==> flow/design.v <==
module dual_port_ram #(
  parameter DATA_WIDTH = 8,
  parameter ADDR_WIDTH = 6
)(
  input logic clk,
  input logic rst,
  input logic [DATA_WIDTH-1 : 0] data1,
  input logic [ADDR_WIDTH-1 : 0] addr1,
  input logic enable1,
  input logic [DATA_WIDTH-1 : 0] data2,
  input logic [ADDR_WIDTH-1 : 0] addr2,
  input logic enable2,
  output logic [DATA_WIDTH-1 : 0] q1,
  output logic [DATA_WIDTH-1 : 0] q2
);
  logic [DATA_WIDTH-1 : 0] ram[0 : 2**(ADDR_WIDTH)-1];
  always@(posedge clk) begin
    if(rst) begin
      q1 <= 0;
      q2 <= 0;
    end else begin
      if (enable1) begin
        ram[addr1] <= data1;
      end else begin
        q1 <= ram[addr1];
      end 
      if (enable2) begin
        ram[addr2] <= data2;
      end else begin
        q2 <= ram[addr2];
      end 
    end 
  end
endmodule
* Step by step through the tools: dual_port_ram
The steps from the RTL of dual_port_ram to its reports follow in flow order.
Line numbers count from 1 in the design file above.
Operators: Yosys type, input widths -> output width; for muxes data width and select width s.
Cell names lack the library's common part.
A cell with n/a has no value.
- Top module :: dual_port_ram
- Clock input :: clk
- Standard-cell library :: sky130hd
- Corner :: tt_025C_1v80

* After elaboration
Yosys after proc, flatten, opt, wreduce and memory -nomap, before mapping. Enables and synchronous resets that opt folds into registers are not counted as muxes. Memory bits, and registers merged into a memory's read port (data or address), are not among the register bits. Print and check cells are not counted. Equal cells are merged and count once.
Memory sizes are those after Yosys's memory passes, which may raise the word count (mostly to a power of two), join words into wider ones and drop unused or constant bits.
- Bits in writable memories :: 512
- Output and inout port bits :: 16
- Input bits :: 32
- Register bits after elaboration :: 0
- Word width x clocked read ports :: 16
- Memory cells :: 1
- Bits in read-only memories :: 0
- Word-level cells :: 15
- Latch bits :: 0
** Memories
- ram :: depth 64, width 8, read ports 2, wr ports 2, RTL line 16 : logic [DATA_WIDTH-1 : 0] ram[0 : 2**(ADDR_WIDTH)-1];
- Eq/ne operators :: 0
- Order comparisons :: 0
- Multiplexer cells :: 12
- Bitwise operators :: 0
- Div/mod/pow operators :: 0
- Reductions and logical operators :: 2
- $add $sub $neg :: 0
- Shift-type cells :: 0
- Multiply operators :: 0
** Operators by type and width (count)
- $mux 8 :: 4
- $mux 6 :: 4
- $mux 1 :: 4
- $logic_not 1->1 :: 2

* Longest topological paths
Yosys ltp: most cells in a row. Word level: on the elaborated netlist, between registers, memories and ports. Mapped: between sequential cells and ports; inverters and the memories' decode and read muxes count.
- Word-level depth :: 2
- ABC_AREA :: 0
- Mapped depth :: 10
- Gate-level depth less buffers :: 6

* Synthesis result
The flow's flattened synthesis, as Yosys stat reports it; memories are mapped. The netlist is that of the ABC_AREA named above (0 if unset); the other value can give another one.
- Buffers :: 281
- Mapped area :: 31844.3 um^2
- Flip-flops :: 528
- Standard cells after synthesis :: 2444
- Sequential area :: 15695.1 um^2
** Cells by type (count)
- edfxtp_1 :: 512
- mux2_2 :: 561
- mux4_2 :: 67
- a221oi_1 :: 130
- mux2i_1 :: 93
- clkbuf_1 :: 156
- a22oi_1 :: 71
- o21ai_0 :: 80
- o22ai_1 :: 62
- buf_2 :: 71
- nand2_1 :: 94
- a21oi_1 :: 70
- dfxtp_1 :: 16
- mux2_1 :: 26
- nor2_1 :: 72
- a221o_1 :: 24
- a22o_1 :: 22
- nor2_2 :: 29
Not listed: further types 59, cells in them 288.

* Worst setup path after synthesis
OpenSTA on the mapped netlist: ideal clock, no wires. The path of least setup slack (recovery checks aside). Input and output delay are each 20% of the period. Register names are those of the netlist, which keeps one name where synthesis merged equal registers.
- Path type :: input -> register
- Start :: input enable1
- End :: memory ram[3][0]
- Slack :: 5.889 ns
- Period :: 10.0 ns
- External input delay :: 2.000 ns
- Path delay :: 2.111 ns
- Data arrival time :: 3.723 ns
- Stages :: 5
- Period reached after synthesis :: 4.111 ns
"path delay" = arrival - input delay + setup time.
"stages" counts driving pins, that of a launching flip-flop among them; a cell with two outputs on the path counts twice.
"period reached after synthesis" = period - worst setup slack (recovery checks aside). The figure is calculated, with input and output delays left at 20% of the set period.
The rows between start and end are the longest chain of elaborated cells between them; the timing report does not say that the signal goes this way. Where chains are equally long, one stands for them.
A line is the first line of the expression or statement that the cell stems from. Yosys adds cells for indexed reads and writes and turns some case tables into memories.
Only ways into the end's enable, where the timed path ends, are counted here.
- Path through :: buf_2 > clkinv_1 > nor2_1 > nand3_1 > o32ai_1
- Cells in the longest elaborated chain :: 2
** RTL lines, path after synthesis
- from (decl) :: RTL line 9 : input logic enable1,
- $mux 6 :: RTL line 22 : if (enable1) begin
- $mux 6 :: RTL line 18 : if(rst) begin
- to (decl) :: RTL line 16 : logic [DATA_WIDTH-1 : 0] ram[0 : 2**(ADDR_WIDTH)-1];

* Timing after layout
Path of least setup slack in the final report of stored run 2 (OpenROAD, finished layout, wires in). Where an end is a register, its clock arrival counts in the times.
- Path type :: input -> register
- Start :: input addr1[0]
- End :: register q1[5]
- Slack :: 1.52 ns
- Period :: 5.44 ns
- Data arrival time :: 4.39 ns
- External input delay :: 1.09 ns
- Stages :: 8
- Path through :: buf_4 > buf_4 > inv_2 > a221o_1 > a221oi_1 > a31oi_1 > a2111oi_0 > a41oi_1
** RTL lines, path after layout
- from (decl) :: RTL line 8 : input logic [ADDR_WIDTH-1 : 0] addr1,
- to (decl) :: RTL line 13 : output logic [DATA_WIDTH-1 : 0] q1,
No chain of elaborated cells between the ends is given.

Lab notebook: dual_port_ram

Design dual_port_ram on sky130hd. What follows are 5 stored runs of the flow, each under its own settings; their order means nothing. The constraints put input and output delay at 20% of the set period each and load the outputs with 0.01 pF.
"achieved clock period": clock period set for the run, less the worst setup slack. It is reckoned from that one timing run; input and output delays stay at 20% of the period that was set.
By "time used up by the worst setup path" is meant the share of the clock period that the worst setup path is allowed (20% is reserved at inputs, 20% at outputs), minus its slack. Clock arrival times at its registers enter into it.
"total power of the final layout" rests on the timing tool's default activity at the inputs, not on a simulated workload.

** Stored run 1
- Settings :: CELL_PAD_IN_SITES_DETAIL_PLACEMENT=1; CELL_PAD_IN_SITES_GLOBAL_PLACEMENT=3; CORE_ASPECT_RATIO=1.36; CORE_MARGIN=6; CORE_UTILIZATION=61; CTS_CLUSTER_SIZE=50; GPL_ROUTABILITY_DRIVEN=0; MAX_ROUTING_LAYER=met5; MIN_ROUTING_LAYER=met1; PLACE_DENSITY_LB_ADDON=0.15; SLEW_MARGIN=15; period_ns=10.0; CAP_MARGIN=20
- Outcome :: no results, placement failed with FLW-0024

** Stored run 2
- Settings :: CORE_UTILIZATION=30; period_ns=5.44; CAP_MARGIN=20; CORE_MARGIN=2; SLEW_MARGIN=20
- Time used up by the worst setup path :: 2.83 ns
- Critical path kind :: input -> register
- Utilization after layout :: 34.2 %
- Total power of the final layout :: 9.963 mW
- Area of the synthesized netlist :: 31,844.3 um^2
- Achieved clock period :: 3.918 ns
- Smallest hold slack :: 0.626 ns
- Die area :: 108,771.0 um^2
- Setup TNS :: 0.000 ns
- Setup slack of the worst path :: 1.522 ns

** Stored run 3
- Settings :: CORE_MARGIN=6; CORE_UTILIZATION=30; GPL_ROUTABILITY_DRIVEN=0; MAX_ROUTING_LAYER=met4; period_ns=10.0; CAP_MARGIN=20; SLEW_MARGIN=20
- Setup TNS :: 0.000 ns
- Die area :: 114,112.0 um^2
- Setup slack of the worst path :: 4.424 ns
- Smallest hold slack :: 0.625 ns
- Utilization after layout :: 33.6 %
- Total power of the final layout :: 5.304 mW
- Time used up by the worst setup path :: 3.58 ns
- Critical path kind :: input -> register
- Achieved clock period :: 5.576 ns
- Area of the synthesized netlist :: 31,844.3 um^2

** Stored run 4
- Settings :: CORE_UTILIZATION=39; period_ns=5.44; CAP_MARGIN=20; CORE_MARGIN=2; SLEW_MARGIN=20
- Total power of the final layout :: 10.207 mW
- Setup TNS :: 0.000 ns
- Area of the synthesized netlist :: 31,844.3 um^2
- Achieved clock period :: 3.845 ns
- Utilization after layout :: 44.1 %
- Setup slack of the worst path :: 1.595 ns
- Smallest hold slack :: 0.621 ns
- Time used up by the worst setup path :: 2.76 ns
- Critical path kind :: input -> register
- Die area :: 83,955.1 um^2

** Stored run 5
- Settings :: CELL_PAD_IN_SITES_DETAIL_PLACEMENT=0; CELL_PAD_IN_SITES_GLOBAL_PLACEMENT=1; CORE_ASPECT_RATIO=0.7; CORE_MARGIN=8; CORE_UTILIZATION=30; CTS_CLUSTER_SIZE=95; GPL_ROUTABILITY_DRIVEN=0; GPL_TIMING_DRIVEN=0; MAX_ROUTING_LAYER=met5; PLACE_DENSITY_LB_ADDON=0.07; SLEW_MARGIN=10; TNS_END_PERCENT=50; period_ns=10.0; CAP_MARGIN=20
- Achieved clock period :: 6.729 ns
- Area of the synthesized netlist :: 31,844.3 um^2
- Utilization after layout :: 34.7 %
- Smallest hold slack :: 0.615 ns
- Setup slack of the worst path :: 3.271 ns
- Total power of the final layout :: 5.831 mW
- Die area :: 116,995.0 um^2
- Time used up by the worst setup path :: 4.73 ns
- Critical path kind :: input -> register
- Setup TNS :: 0.000 ns
